==> flow/design.v <==
`default_nettype none
module as2650(
	input reset,
	output [12:0] adr,
	input [7:0] dbus_in,
	output [7:0] dbus_out,
	output oeb,
	output rw,
	output opreq,
	output wrp,
	output m_io,
	output d_c,
	input sense,
	output flag,
	input clk
);
	reg [7:0] r0;
	reg [7:0] r123[2:0];
	reg [7:0] r123_2[2:0];
	reg [14:0] pc;
	reg [7:0] psu;
	reg [7:0] psl;
	reg [7:0] ins_reg;
	reg [14:0] stack[7:0];
	reg [7:0] cycle;
	reg halted;
	reg [7:0] holding_reg;
	reg [7:0] addr_buff;
	reg [1:0] idx_ctrl;
	assign flag = psu[6];
	reg r_opreq;
	assign opreq = r_opreq;
	reg r_rw;
	assign rw = r_rw;
	reg [12:0] r_addr;
	assign adr = r_addr;
	reg r_m_io;
	assign m_io = r_m_io;
	reg r_d_c;
	assign d_c = r_d_c;
	reg r_wrp;
	assign wrp = r_wrp;
	reg [7:0] b_buf;
	assign oeb = r_rw ? 0 : 1;
	assign dbus_out = b_buf;
	wire [7:0] instr_reg = ins_reg[1:0] == 0 ? r0 : (psl[4] ? r123_2[ins_reg[1:0] - 1] : r123[ins_reg[1:0] - 1]);
	wire [7:0] instr_reg_p1 = instr_reg + 1;
	wire [7:0] instr_reg_m1 = instr_reg - 1;
	wire [14:0] branch_addr = pc + (dbus_in[6:0] >= 64 ? -(64 - (dbus_in[6:0] - 64)) : dbus_in[6:0]);
	wire carry = psl[0];
	wire overflow = psl[2];
	wire [7:0] rrr = psl[3] ? {carry, instr_reg[7:1]} : {instr_reg[0], instr_reg[7:1]};
	wire [7:0] rrl = psl[3] ? {instr_reg[6:0], carry} : {instr_reg[6:0], instr_reg[7]};
	wire [7:0] input1 = ins_reg[3:2] == 0 ? holding_reg : instr_reg;
	wire [7:0] input2 = ins_reg[3:2] == 0 ? instr_reg : holding_reg;
	wire [7:0] alu_next = alu_step(input1, input2);
	wire [16:0] mul_res = r0 * (psl[4] ? r123_2[0] : r123[0]);
	always @(posedge clk) begin
		if(reset) begin
			pc <= 0;
			r0 <= 0;
			r123[0] <= 0;
			r123[1] <= 0;
			r123[2] <= 0;
			r123_2[0] <= 0;
			r123_2[1] <= 0;
			r123_2[2] <= 0;
			psu <= 0;
			psl <= 0;
			cycle <= 0;
			r_opreq <= 0;
			r_rw <= 0;
			r_addr <= 0;
			r_m_io <= 1;
			r_d_c <= 0;
			r_wrp <= 0;
			halted <= 0;
			idx_ctrl <= 0;
			b_buf <= 0;
		end else if(!halted) begin
			psu[7] <= sense;
			cycle <= cycle + 1;
			if(cycle == 0) begin  
				idx_ctrl <= 0;
				r_m_io <= 1;
				r_opreq <= 1;
				r_rw <= 0;
				r_addr <= pc[12:0];
				pc <= pc + 1;
			end else if(cycle == 1) begin  
				ins_reg <= dbus_in;
				r_opreq <= 0;
			end else begin
				if(ins_reg[4]) begin
					if(ins_reg[3]) begin
						if(ins_reg == 'h9B || ins_reg == 'hBB) begin
							if(cycle == 2) begin  
								pc <= pc + 1;
								r_addr <= pc[12:0];
								r_opreq <= 1;
								r_rw <= 0;
							end else if(cycle == 3) begin  
								if(dbus_in[7]) begin  
									r_addr <= branch_addr[12:0];
									r_opreq <= 1;
									r_rw <= 0;
									cycle <= 8;
									ins_reg <= ins_reg == 'h9B ? 'h1B : 'h3B;
								end else begin  
									pc <= {1'b0, 1'b0, branch_addr[12:0]};
									r_opreq <= 0;
									cycle <= 0;
								end
							end
						end else if(ins_reg == 'h9F || ins_reg == 'hBF) begin
							if(cycle == 2) begin
								pc <= pc + 1;
								r_addr <= pc;
								r_opreq <= 1;
								r_rw <= 0;
							end else if(cycle == 3) begin
								addr_buff <= dbus_in;
								pc <= pc + 1;
								r_addr <= pc;
							end else if(cycle == 4) begin
								if(ins_reg == 'hBF) begin
									stack[psu[2:0]] <= pc;
									psu[2:0] <= psu[2:0] + 1;
								end
								if(addr_buff[7]) begin  
									r_addr <= {addr_buff[4:0], dbus_in};
								end else begin  
									r_opreq <= 0;
									pc <= {addr_buff[4:0], dbus_in} + (psl[4] ? r123_2[2] : r123[2]);
									cycle <= 0;
								end
							end else if(cycle == 5) begin
								addr_buff <= dbus_in;
								r_addr <= r_addr + 1;
							end else if(cycle == 6) begin
								pc <= {addr_buff[6:0], dbus_in};
								r_opreq <= 0;
								cycle <= 0;
							end
						end else begin
							if(cycle == 2) begin
								if(ins_reg[7:4] == 'h5 || ins_reg[7:4] == 'h7 || ins_reg[7:4] == 'hD || ins_reg[7:4] == 'hF) begin
									write_reg(ins_reg[7:4] == 'hD ? instr_reg_p1 : (ins_reg[7:4] == 'hF ? instr_reg_m1 : instr_reg), ins_reg[1:0]);
									if((ins_reg[7:4] == 'hD ? instr_reg_p1 : (ins_reg[7:4] == 'hF ? instr_reg_m1 : instr_reg)) == 0) begin  
										pc <= pc + (ins_reg[2] ? 2 : 1);
										cycle <= 0;
									end else begin
										pc <= pc + 1;
										r_addr <= pc;
										r_opreq <= 1;
										r_rw <= 0;
									end
								end else begin
									if(
										((ins_reg[7:4] == 'h1 || ins_reg[7:4] == 'h3)
										&&
										(ins_reg[1:0] != 'b11 && ins_reg[1:0] != psl[7:6]))
										||
										((ins_reg[7:4] == 'h9 || ins_reg[7:4] == 'hB)
										&&
										(ins_reg[1:0] == psl[7:6]))
										) begin  
										pc <= pc + (ins_reg[2] ? 2 : 1);
										cycle <= 0;
									end else begin
										pc <= pc + 1;
										r_addr <= pc;
										r_opreq <= 1;
										r_rw <= 0;
									end
								end
							end else if(cycle == 3) begin
								if(!ins_reg[2]) begin  
									if(dbus_in[7]) begin  
										r_addr <= branch_addr[12:0];
										cycle <= 8;
									end else begin  
										push_stack();
										pc <= branch_addr[12:0];
										r_opreq <= 0;
										cycle <= 0;
									end
								end else begin  
									addr_buff <= dbus_in;
									pc <= pc + 1;
									r_addr <= pc;
								end
							end else if(cycle == 4) begin  
								if(addr_buff[7]) begin  
									r_addr <= {addr_buff[4:0], dbus_in};
									cycle <= 8;
								end else begin  
									push_stack();
									pc <= {addr_buff[6:0], dbus_in};
									r_opreq <= 0;
									cycle <= 0;
								end
							end else if(cycle == 8) begin  
								addr_buff <= dbus_in;
								r_addr <= r_addr + 1;
							end else if(cycle == 9) begin  
								push_stack();
								pc <= {dbus_in[4:0], addr_buff};
								r_opreq <= 0;
								cycle <= 0;
							end
						end
					end else begin
						if((ins_reg[7:4] == 'h1 || ins_reg[7:4] == 'h3) && ins_reg[2]) begin
							if(cycle == 2) begin
								if(ins_reg[1:0] == 'b11 || ins_reg[1:0] == psl[7:6]) begin  
									pc <= stack[psu[2:0] - 3'd1];
									psu[2:0] <= psu[2:0] - 1;
									if(ins_reg[7:4] == 'h3) begin  
										psu[5] <= 0;
									end
									cycle <= 0;
								end else begin  
									cycle <= 0;
								end
							end
						end else if((ins_reg[7:4] == 'h3 || ins_reg[7:4] == 'h7) && !ins_reg[2]) begin
							if(cycle == 2) begin
								r_opreq <= 1;
								r_rw <= 0;
								r_m_io <= 0;
								r_d_c <= ins_reg[7:4] == 'h7 ? 1 : 0;
							end else if(cycle == 3) begin
								set_cc_for(dbus_in);
								write_reg(dbus_in, ins_reg[1:0]);
								r_opreq <= 0;
								r_m_io <= 1;
								cycle <= 0;
							end
						end else if((ins_reg[7:4] == 'hB || ins_reg[7:4] == 'hF) && !ins_reg[2]) begin
							if(cycle == 2) begin
								r_opreq <= 1;
								r_rw <= 1;
								b_buf <= instr_reg;
								r_m_io <= 0;
								r_d_c <= ins_reg[7:4] == 'hF ? 1 : 0;
							end else if(cycle == 3) begin
								r_wrp <= 1;
							end else if(cycle == 4) begin
								r_wrp <= 0;
								r_opreq <= 0;
								r_rw <= 0;
								r_m_io <= 1;
								cycle <= 0;
							end
						end else if(ins_reg[7:4] == 'h5 && !ins_reg[2]) begin
							if(cycle == 2) begin
								if(psl[3]) begin
									psl[0] <= instr_reg[0];
									psl[5] <= instr_reg[6];
								end
								set_cc_for(rrr);
								write_reg(rrr, ins_reg[1:0]);
								cycle <= 0;
							end
						end else if(ins_reg[7:4] == 'hD && !ins_reg[2]) begin
							if(cycle == 2) begin
								if(psl[3]) begin
									psl[0] <= instr_reg[7];
									psl[5] <= instr_reg[4];
								end
								set_cc_for(rrl);
								write_reg(rrl, ins_reg[1:0]);
								cycle <= 0;
							end
						end else if(ins_reg[7:4] >= 'h94 && ins_reg[7:4] <= 'h97) begin  
							if(cycle == 2) begin
								write_reg(instr_reg + (psl[0] ? 0 : 'hA0) + (psl[5] ? 0 : 'h0A), ins_reg[1:0]);
								cycle <= 0;
							end
						end else begin
							if(cycle == 2) begin
								if(ins_reg == 'h90) begin  
									if(psl[4]) begin
										r123_2[1] <= mul_res[7:0];
										r123_2[2] <= mul_res[15:8];
									end else begin
										r123[1] <= mul_res[7:0];
										r123[2] <= mul_res[15:8];
									end
									cycle <= 0;
								end else if(ins_reg == 'h91) begin  
									if(psl[4]) begin
										r0 <= r123_2[0];
										r123_2[0] <= r0;
									end else begin
										r0 <= r123[0];
										r123[0] <= r0;
									end
									cycle <= 0;
								end else if(ins_reg == 'h10) begin  
									r0 <= stack[psu[2:0] - 3'd1][7:0];
									if(psl[4]) begin
										r123_2[0] <= stack[psu[2:0] - 3'd1][14:8];
									end else begin
										r123[0] <= stack[psu[2:0] - 3'd1][14:8];
									end
									psu[2:0] <= psu[2:0] - 1;
									cycle <= 0;
								end else if(ins_reg == 'h11) begin  
									stack[psu[2:0] - 3'd1][7:0] <= r0;
									if(psl[4]) begin
										stack[psu[2:0]][14:8] <= r123_2[0];
									end else begin
										stack[psu[2:0]][14:8] <= r123[0];
									end
									psu[2:0] <= psu[2:0] + 1;
									cycle <= 0;
								end else if(ins_reg == 'h12) begin
									r0 <= psu;
									set_cc_for(r0);
									cycle <= 0;
								end else if(ins_reg == 'h13) begin
									r0 <= psl;
									set_cc_for(r0);
									cycle <= 0;
								end else if(ins_reg == 'h92) begin
									psu <= r0;
								end else if(ins_reg == 'h93) begin
									psl <= r0;
								end else begin
									r_rw <= 0;
									r_opreq <= 1;
									pc <= pc + 1;
									r_addr <= pc;
								end
							end else if(cycle == 3) begin
								if(ins_reg == 'h74) begin
									psu <= psu & ~dbus_in;
								end else if(ins_reg == 'h75) begin
									psl <= psl & ~dbus_in;
								end else if(ins_reg == 'h76) begin
									psu <= psu | dbus_in;
								end else if(ins_reg == 'h77) begin
									psl <= psl | dbus_in;
								end else if(ins_reg == 'hB4 || ins_reg == 'hB6) begin
									psl[7:6] <= (psu & dbus_in) == dbus_in ? 0 : 2;
								end else if(ins_reg == 'hB5 || ins_reg == 'hB7) begin
									psl[7:6] <= (psl & dbus_in) == dbus_in ? 0 : 2;
								end else if(ins_reg >= 'hF4 && ins_reg <= 'hF7) begin  
									psl[7:6] <= (instr_reg & dbus_in) == dbus_in ? 0 : 2;
								end
								r_opreq <= 0;
								cycle <= 0;
							end
						end
					end
				end else begin
					if(cycle == 2) begin
						if(ins_reg == 'h40) begin  
							halted <= 1;
							cycle <= 0;
						end else if(ins_reg == 'hC0) begin  
							cycle <= 0;
						end else begin
							if(ins_reg[3:2] == 0) begin  
								if(ins_reg[7:4] == 0) begin  
									r0 <= instr_reg;
									set_cc_for(instr_reg);
									cycle <= 0;
								end else if(ins_reg[7:4] == 'hC && ins_reg[3:2] == 0) begin  
									write_reg(r0, ins_reg[1:0]);
									set_cc_for(r0);
									cycle <= 0;
								end else begin  
									holding_reg <= r0;
									cycle <= 4;
								end
							end else begin
								r_opreq <= 1;
								r_rw <= 0;
								r_addr <= pc[12:0];
								pc <= pc + 1;
								if(ins_reg[3:2] == 1) begin
									cycle <= 3;
								end else if(ins_reg[3:2] == 2) begin
									cycle <= 'b10_000000;
								end else if(ins_reg[3:2] == 3) begin
									cycle <= 'b11_000000;
								end
							end
						end
					end else if(cycle == 3) begin
						r_opreq <= 0;
						holding_reg <= dbus_in;
					end else if(cycle == 4) begin
						if(ins_reg[7:5] == 7) begin
							if(psl[1]) begin
								psl[7:6] <= input1 > input2 ? 'b01 : (input1 < input2 ? 'b10 : 'b00);
							end else begin
								psl[7:6] <= input1[7] == input2[7] ? (input1 > input2 ? 'b01 : (input1 < input2 ? 'b10 : 'b00)) : (input1[7] ? 'b10 : 'b01);
							end
						end else begin
							set_cc_for(alu_next);
							write_reg(alu_next, idx_ctrl != 0 || ins_reg[3:2] == 0 ? 0 : ins_reg[1:0]);
							if(ins_reg[7:5] == 4 || ins_reg[7:5] == 5) begin
								psl[5] <= alu_next[4];
								psl[2] <= input1[7] == input2[7] && alu_next[7] != input1[7];
								psl[0] <= alu_next < input1;
							end
						end
						r_opreq <= 0;
						cycle <= 0;
					end
					else if(cycle == 8) begin
						if(ins_reg >= 'hC4 && ins_reg <= 'hC7) begin
							cycle <= 0;
						end else begin
							r_wrp <= 1;
						end
					end else if(cycle == 9) begin
						r_rw <= 0;
						r_wrp <= 0;
						r_opreq <= 0;
						cycle <= 0;
					end
					else if(cycle == 'b10_000000) begin
						cycle <= dbus_in[7] ? 'b01_000000 : (ins_reg[7:5] == 6 ? 8 : 3);  
						r_addr <= pc[12:0] + 1 + (dbus_in[6:0] >= 64 ? -(64 - (dbus_in[6:0] - 64)) : dbus_in[6:0]);  
						if(!dbus_in[7]) begin
							setup_read();
						end
					end
					else if(cycle == 'b11_000000) begin
						addr_buff <= dbus_in;  
						r_addr <= r_addr + 1;  
						pc <= pc + 1;
					end else if(cycle == 'b11_000001) begin
						cycle <= addr_buff[7] ? 'b01_000000 : (ins_reg[7:5] == 6 ? 8 : 3);  
						idx_ctrl <= addr_buff[6:5];
						if(!addr_buff[7]) begin
							if(addr_buff[6:5] == 0) begin
								r_addr <= {addr_buff[4:0], dbus_in};
							end else begin
								r_addr <= {addr_buff[4:0], dbus_in} + (addr_buff[6:5] == 1 ? instr_reg_p1 : (addr_buff[6:5] == 2 ? instr_reg_m1 : instr_reg));
								write_reg(addr_buff[6:5] == 1 ? instr_reg_p1 : (addr_buff[6:5] == 2 ? instr_reg_m1 : instr_reg), ins_reg[1:0]);
							end
							setup_read();
						end else begin
							r_addr <= {addr_buff[4:0], dbus_in};
						end
					end
					else if(cycle == 'b01_000000) begin
						addr_buff <= dbus_in;  
						r_addr <= r_addr + 1;  
					end else if(cycle == 'b01_000001) begin
						if(idx_ctrl == 0) begin
							r_addr <= {addr_buff[4:0], dbus_in};
						end else begin
							r_addr <= {addr_buff[4:0], dbus_in} + (idx_ctrl[1:0] == 1 ? instr_reg_p1 : (idx_ctrl[1:0] == 2 ? instr_reg_m1 : instr_reg));
							write_reg(idx_ctrl[1:0] == 1 ? instr_reg_p1 : (idx_ctrl[1:0] == 2 ? instr_reg_m1 : instr_reg), ins_reg[1:0]);
						end
						cycle <= ins_reg[7:5] == 6 ? 8 : 3;  
						setup_read();
					end
				end
			end
		end
	end
	task write_reg(input [7:0] data, input [1:0] r_addr);
		begin
			if(r_addr == 0) begin
				r0 <= data;
			end else begin
				if(psl[4]) begin
					r123_2[r_addr - 1] <= data;
				end else begin
					r123[r_addr - 1] <= data;
				end
			end
		end
	endtask
	task push_stack();
		begin
			if(ins_reg[7:4] == 'h3 || ins_reg[7:4] == 'h7 || ins_reg[7:4] == 'hB) begin
				stack[psu[2:0]] <= pc;
				psu[2:0] <= psu[2:0] + 1;
			end
		end
	endtask
	task set_cc_for(input [7:0] val);
		begin
			psl[7:6] <= val > 127 ? 'b10 : (val != 0 ? 'b01 : 'b00);
		end
	endtask
	task setup_read();
		begin
			if(ins_reg[7:4] == 'hC) begin
				r_rw <= 1;
				b_buf <= addr_buff[6:5] != 0 ? r0 : instr_reg;  
				cycle <= 8;
			end
		end
	endtask
	function [7:0] alu_step(input [7:0] input1, input [7:0] input2);
		begin
			if(ins_reg[7:5] == 1) begin
				alu_step = input1 ^ input2;
			end else if(ins_reg[7:5] == 2) begin
				alu_step = input1 & input2;
			end else if(ins_reg[7:5] == 3) begin
				alu_step = input1 | input2;
			end else if(ins_reg[7:5] == 4) begin
				alu_step = input1 + input2 + (psl[3] && psl[0]);
			end else if(ins_reg[7:5] == 5) begin
				alu_step = input1 + ~input2 + (!psl[3] || psl[0]);
			end else begin
				alu_step = input2;
			end
		end
	endfunction
endmodule
Step by step through the tools: as2650
The steps from the RTL of as2650 to its reports follow in flow order.
Line numbers count from 1 in the design file above.
Operators carry their Yosys type and port widths (W data, S select, Z words).
Library cell names are shortened.
{"block": "design", "top": "as2650", "clock": "clk", "cell_library": "sky130hd", "lib_corner": "tt_025C_1v80"}

Elaborated design
Counts by Yosys on the flattened word-level netlist (proc, flatten, opt, wreduce; memories kept). Register bits leave out memories and registers merged into their read ports (data or address). Print and check cells are left out.
Memory sizes are those after Yosys's memory passes, which may raise the word count (mostly to a power of two), join words into wider ones and drop unused or constant bits.
{"block": "op_classes", "muxes": 1688, "equal": 330, "mul": 1, "reduce_and_logical": 101, "add_sub_neg": 26, "cmp": 16, "n_logic": 45}
{"block": "ops", "op": "$mux W8", "n": 585}
{"block": "ops", "op": "$mux W15", "n": 158}
{"block": "ops", "op": "$mux W1", "n": 709}
{"block": "ops", "op": "$mux W13", "n": 54}
{"block": "ops", "op": "$mux W2", "n": 115}
{"block": "ops", "op": "$mux W3", "n": 57}
{"block": "ops", "op": "$ne A5 B5 Y1 const B", "n": 31}
{"block": "ops", "op": "$ne A8 B8 Y1 const B", "n": 19}
{"block": "ops", "op": "$ne A4 B4 Y1 const B", "n": 35}
{"block": "ops", "op": "$eq A8 B8 Y1 const B", "n": 16}
{"block": "ops", "op": "$mul A8 B8 Y16", "n": 1}
{"block": "ops", "op": "$ne A6 B6 Y1 const B", "n": 17}
{"block": "ops", "op": "$ne A2 B2 Y1 const B", "n": 49}
{"block": "ops", "op": "$ne A7 B7 Y1 const B", "n": 13}
{"block": "ops", "op": "$ne A3 B3 Y1 const B", "n": 30}
{"block": "ops", "op": "$reduce_or A32 Y1", "n": 2}
{"block": "ops", "op": "$mux W32", "n": 2}
{"block": "ops", "op": "$reduce_and A29 Y1", "n": 2}
{"block": "ops", "op": "$ne A3 B2 Y1 const B", "n": 19}
{"block": "ops", "op": "$eq A8 B7 Y1 const B", "n": 7}
{"block": "ops", "op": "$reduce_bool A8 Y1", "n": 7}
{"block": "ops", "op": "$reduce_and A27 Y1", "n": 2}
{"block": "ops", "op": "$gt A8 B7 Y1 const B", "n": 6}
{"block": "ops", "op": "$and A8 B8 Y8", "n": 6}
{"block": "ops", "op": "$reduce_and A23 Y1", "n": 2}
{"block": "ops", "op": "$reduce_and A38 Y1", "n": 1}
{"block": "ops", "op": "$reduce_and A33 Y1", "n": 1}
{"block": "ops", "op": "$logic_not A32 Y1", "n": 1}
Not listed: further kinds 97, cells in them 260.
{"block": "bits", "ff_bits": 100, "elab_cells": 2238, "n_memories": 3, "mem_bits_rw": 184, "output_inout_bits": 28}
{"block": "memory_table", "memory": "stack", "words": 8, "width": 15, "line_no": 24, "text": "reg [14:0] stack[7:0];"}
{"block": "memory_table", "memory": "r123", "words": 4, "width": 8, "line_no": 18, "text": "reg [7:0] r123[2:0];"}
{"block": "memory_table", "memory": "r123_2", "words": 4, "width": 8, "line_no": 19, "text": "reg [7:0] r123_2[2:0];"}

Logic depth
Yosys ltp: most cells in a row. Word level: on the elaborated netlist, between registers, memories and ports. Mapped: between sequential cells and ports; inverters and the memories' decode and read muxes count.
{"block": "depth", "ltp_word": 25, "ABC_AREA": 0, "depth_mapped": 26, "mapped_depth_nobuf": 22}

Netlist
Source: synth_stat.txt of the flow (Yosys; design flattened, memories mapped). It holds for the ABC_AREA given above (unset counts as 0); a run with the other value may have another netlist.
{"block": "mapped", "yosys_area_um2": 29045.4, "ffs": 284, "buffers": 311, "stdcells": 3609, "seq_area_um2": 7767.4}
{"block": "by_type", "cell": "edfxtp_1", "n": 208, "area_total_um2": 6245.99}
{"block": "by_type", "cell": "dfxtp_1", "n": 76, "area_total_um2": 1.52E+03}
{"block": "by_type", "cell": "ha_1", "n": 120, "area_total_um2": 1501.44}
{"block": "by_type", "cell": "nand2_1", "n": 390, "area_total_um2": 1.46E+03}
{"block": "by_type", "cell": "a21oi_1", "n": 267, "area_total_um2": 1.34E+03}
{"block": "by_type", "cell": "nor2_1", "n": 337, "area_total_um2": 1.26E+03}
{"block": "by_type", "cell": "o21ai_0", "n": 225, "area_total_um2": 1126.08}
{"block": "by_type", "cell": "clkbuf_1", "n": 267, "area_total_um2": 1E+03}
{"block": "by_type", "cell": "mux2i_1", "n": 97, "area_total_um2": 970.931}
{"block": "by_type", "cell": "mux2_2", "n": 79, "area_total_um2": 889.603}
{"block": "by_type", "cell": "fa_1", "n": 44, "area_total_um2": 880.845}
{"block": "by_type", "cell": "mux4_2", "n": 37, "area_total_um2": 833.299}
{"block": "by_type", "cell": "xnor2_1", "n": 88, "area_total_um2": 770.739}
{"block": "by_type", "cell": "inv_1", "n": 171, "area_total_um2": 641.866}
{"block": "by_type", "cell": "o22ai_1", "n": 83, "area_total_um2": 519.248}
{"block": "by_type", "cell": "nand3_1", "n": 95, "area_total_um2": 475.456}
{"block": "by_type", "cell": "a211oi_1", "n": 61, "area_total_um2": 457.939}
{"block": "by_type", "cell": "o211ai_1", "n": 54, "area_total_um2": 405.389}
Other cell types: 82; their cells: 910.

Worst setup path after synthesis
Path of least setup slack by OpenSTA after synthesis, without wires, with an ideal clock, recovery checks aside; 20% of the period is set as input and as output delay. Where synthesis merged equal registers, the netlist keeps one of their names.
{"block": "synth_path", "kind": "reg2reg", "from": "reg ins_reg[0]", "to": "reg (no name shown)", "t_arrival_ps": 6163, "setup_slack_ps": 1741, "driving_pins": 24, "path_buffers": 7, "setup_ps": 95, "tclk_ps": 8000, "path_delay_ps": 6258, "synth_period_reached_ps": 6259}
"path_delay_ps" = arrival - input delay + setup time.
"driving_pins" counts driving pins, that of a launching flip-flop among them; a cell with two outputs on the path counts twice.
"synth_period_reached_ps" = period - worst setup slack (recovery checks aside). The figure is calculated, with input and output delays left at 20% of the set period.
{"block": "synth_between", "path_cell_list": "edfxtp_1 -> buf_6 -> clkbuf_1 -> inv_1 -> ha_1 -> buf_2 -> buf_4 -> buf_1 -> mux4_2 -> a221oi_2 -> clkbuf_1 -> ha_1 -> clkbuf_1 -> or3_1 -> o32a_1 -> o21ai_0 -> mux2i_1 -> a2bb2oi_1 -> inv_1 -> ha_1 -> nand4_1 -> o21ai_0 -> or4_1 -> a221oi_1"}
{"block": "synth_lines", "element": "start, declared", "line_no": 23, "text": "reg [7:0] ins_reg;"}
{"block": "synth_lines", "element": "start, assigned", "line_no": 91, "text": "ins_reg <= dbus_in;"}
{"block": "synth_lines", "element": "start, assigned", "line_no": 108, "text": "ins_reg <= ins_reg == 'h9B ? 'h1B : 'h3B;"}
No chain of elaborated cells between the ends is given.

Worst path after layout
Path of least setup slack in the final report of stored run 1 (OpenROAD, finished layout, wires in). Where an end is a register, its clock arrival counts in the times.
The path's times are printed in steps of 10 ps; the period is the one set.
{"block": "layout_path", "kind": "reg2reg", "from": "reg (no name shown)", "to": "reg r_addr[12]", "path_buffers": 2, "setup_ps": 80, "t_arrival_ps": 6590, "driving_pins": 22, "setup_slack_ps": 490, "tclk_ps": 6540}
At most two assigning lines are given for a register; there are more.
{"block": "layout_between", "path_cell_list": "dfxtp_1 -> buf_4 -> or3b_1 -> o22ai_1 -> nor3_2 -> inv_1 -> buf_4 -> ha_1 -> o311ai_1 -> nor3_1 -> a22oi_1 -> xnor2_1 -> inv_1 -> ha_1 -> inv_1 -> o21bai_1 -> a21oi_1 -> nor3_1 -> xnor2_1 -> a221oi_1 -> a221oi_1 -> a211oi_1"}
{"block": "layout_lines", "element": "end, assigned", "line_no": 88, "text": "r_addr <= pc[12:0];"}
{"block": "layout_lines", "element": "end, assigned", "line_no": 99, "text": "r_addr <= pc[12:0];"}
{"block": "layout_lines", "element": "end, declared", "line_no": 35, "text": "reg [12:0] r_addr;"}
No chain of elaborated cells between the ends is given.

Wiki page: as2650 / flow data

Design as2650 on sky130hd. What follows are 3 stored runs of the flow, each under its own settings; their order means nothing. The constraints put input and output delay at 20% of the set period each and load the outputs with 0.01 pF.
"timing.achieved_period_ps" means the clock period less the worst setup slack. The figure is calculated, with input and output delays left at 20% of the set period.
By "worst_path_allowed_less_slack_ps" is meant the share of the clock period that the worst setup path is allowed (20% is reserved at inputs, 20% at outputs), minus its slack. Clock arrival times at its registers enter into it.
"power_mw": no workload was simulated; the value follows from the tool's default switching activity.
"worst_path_allowed_less_slack_ps" is given in steps of 10 ps.

Stored run 1
==> flow/run.sh <==
#!/bin/bash
# the make line also repeats the synthesis and layout settings of config.mk as NAME=value (left out here)
make -C /OpenROAD-flow-scripts/flow DESIGN_CONFIG=/design/flow/config.mk WORK_HOME=/design/flow/orfs CLKGATE_MAP_FILE= finish
==> flow/config.mk <==
export PLATFORM = sky130hd
export DESIGN_NAME = as2650
export DESIGN_NICKNAME = as2650
export VERILOG_FILES = /design/flow/design.v
export SDC_FILE = /design/flow/constraint.sdc
export NUM_CORES = 4
export LEC_CHECK = 0
export CAP_MARGIN = 20
export CORE_MARGIN = 2
export CORE_UTILIZATION = 40
export SLEW_MARGIN = 20
==> flow/constraint.sdc <==
create_clock -name core_clock -period 6.54 [get_ports {clk}]
set_input_delay 1.3080 -clock core_clock [delete_from_list [all_inputs] [get_ports {clk}]]
set_output_delay 1.3080 -clock core_clock [all_outputs]
set_load 0.01 [all_outputs]

==> results of stored run 1, as JSON <==
{
  "ws_hold_ps": 498,
  "final_util_pct": 45.0,
  "fin_ws_ps": 491,
  "stdcell_area_um2": 32314.7,
  "power_mw": 10.977,
  "worst_path_allowed_less_slack_ps": 6050,
  "path_kind": "reg2reg",
  "timing.achieved_period_ps": 6049,
  "synth_chip_area_um2": 29045.4,
  "tns_ps": 0,
  "design.die.area_um2": 74785.8
}

Stored run 2
==> flow/run.sh <==
#!/bin/bash
# the make line also repeats the synthesis and layout settings of config.mk as NAME=value (left out here)
make -C /OpenROAD-flow-scripts/flow DESIGN_CONFIG=/design/flow/config.mk WORK_HOME=/design/flow/orfs CLKGATE_MAP_FILE= finish
==> flow/config.mk <==
export PLATFORM = sky130hd
export DESIGN_NAME = as2650
export DESIGN_NICKNAME = as2650
export VERILOG_FILES = /design/flow/design.v
export SDC_FILE = /design/flow/constraint.sdc
export NUM_CORES = 4
export LEC_CHECK = 0
export ABC_AREA = 1
export CAP_MARGIN = 15
export CELL_PAD_IN_SITES_DETAIL_PLACEMENT = 0
export CELL_PAD_IN_SITES_GLOBAL_PLACEMENT = 2
export CORE_ASPECT_RATIO = 1.42
export CORE_MARGIN = 2
export CORE_UTILIZATION = 37
export CTS_CLUSTER_DIAMETER = 330
export CTS_CLUSTER_SIZE = 58
export HOLD_SLACK_MARGIN = 0.17
export MAX_ROUTING_LAYER = met4
export MIN_ROUTING_LAYER = met1
export SLEW_MARGIN = 20
export TNS_END_PERCENT = 20
==> flow/constraint.sdc <==
create_clock -name core_clock -period 4.95 [get_ports {clk}]
set_input_delay 0.9900 -clock core_clock [delete_from_list [all_inputs] [get_ports {clk}]]
set_output_delay 0.9900 -clock core_clock [all_outputs]
set_load 0.01 [all_outputs]

==> results of stored run 2, as JSON <==
{
  "worst_path_allowed_less_slack_ps": 4970,
  "path_kind": "reg2reg",
  "synth_chip_area_um2": 29867.4,
  "fin_ws_ps": -16,
  "timing.achieved_period_ps": 4966,
  "final_util_pct": 43.5,
  "stdcell_area_um2": 34852.2,
  "ws_hold_ps": 485,
  "tns_ps": -21,
  "design.die.area_um2": 83046.3,
  "power_mw": 16.457
}

Stored run 3
==> flow/run.sh <==
#!/bin/bash
# the make line also repeats the synthesis and layout settings of config.mk as NAME=value (left out here)
make -C /OpenROAD-flow-scripts/flow DESIGN_CONFIG=/design/flow/config.mk WORK_HOME=/design/flow/orfs CLKGATE_MAP_FILE= finish
==> flow/config.mk <==
export PLATFORM = sky130hd
export DESIGN_NAME = as2650
export DESIGN_NICKNAME = as2650
export VERILOG_FILES = /design/flow/design.v
export SDC_FILE = /design/flow/constraint.sdc
export NUM_CORES = 4
export LEC_CHECK = 0
export ABC_AREA = 1
export CAP_MARGIN = 20
export CELL_PAD_IN_SITES_DETAIL_PLACEMENT = 0
export CELL_PAD_IN_SITES_GLOBAL_PLACEMENT = 2
export CORE_ASPECT_RATIO = 1.09
export CORE_MARGIN = 2
export CORE_UTILIZATION = 37
export CTS_CLUSTER_DIAMETER = 330
export CTS_CLUSTER_SIZE = 58
export HOLD_SLACK_MARGIN = 0.17
export MAX_ROUTING_LAYER = met4
export MIN_ROUTING_LAYER = met1
export PLACE_DENSITY = 0.94
export SLEW_MARGIN = 20
export TNS_END_PERCENT = 20
==> flow/constraint.sdc <==
create_clock -name core_clock -period 4.95 [get_ports {clk}]
set_input_delay 0.9900 -clock core_clock [delete_from_list [all_inputs] [get_ports {clk}]]
set_output_delay 0.9900 -clock core_clock [all_outputs]
set_load 0.01 [all_outputs]

==> results of stored run 3, as JSON <==
{
  "ws_hold_ps": 479,
  "tns_ps": -67,
  "timing.achieved_period_ps": 4986,
  "fin_ws_ps": -36,
  "stdcell_area_um2": 34342.9,
  "design.die.area_um2": 83013.1,
  "worst_path_allowed_less_slack_ps": 4990,
  "path_kind": "reg2reg",
  "synth_chip_area_um2": 29867.4,
  "final_util_pct": 43.1,
  "power_mw": 15.725
}
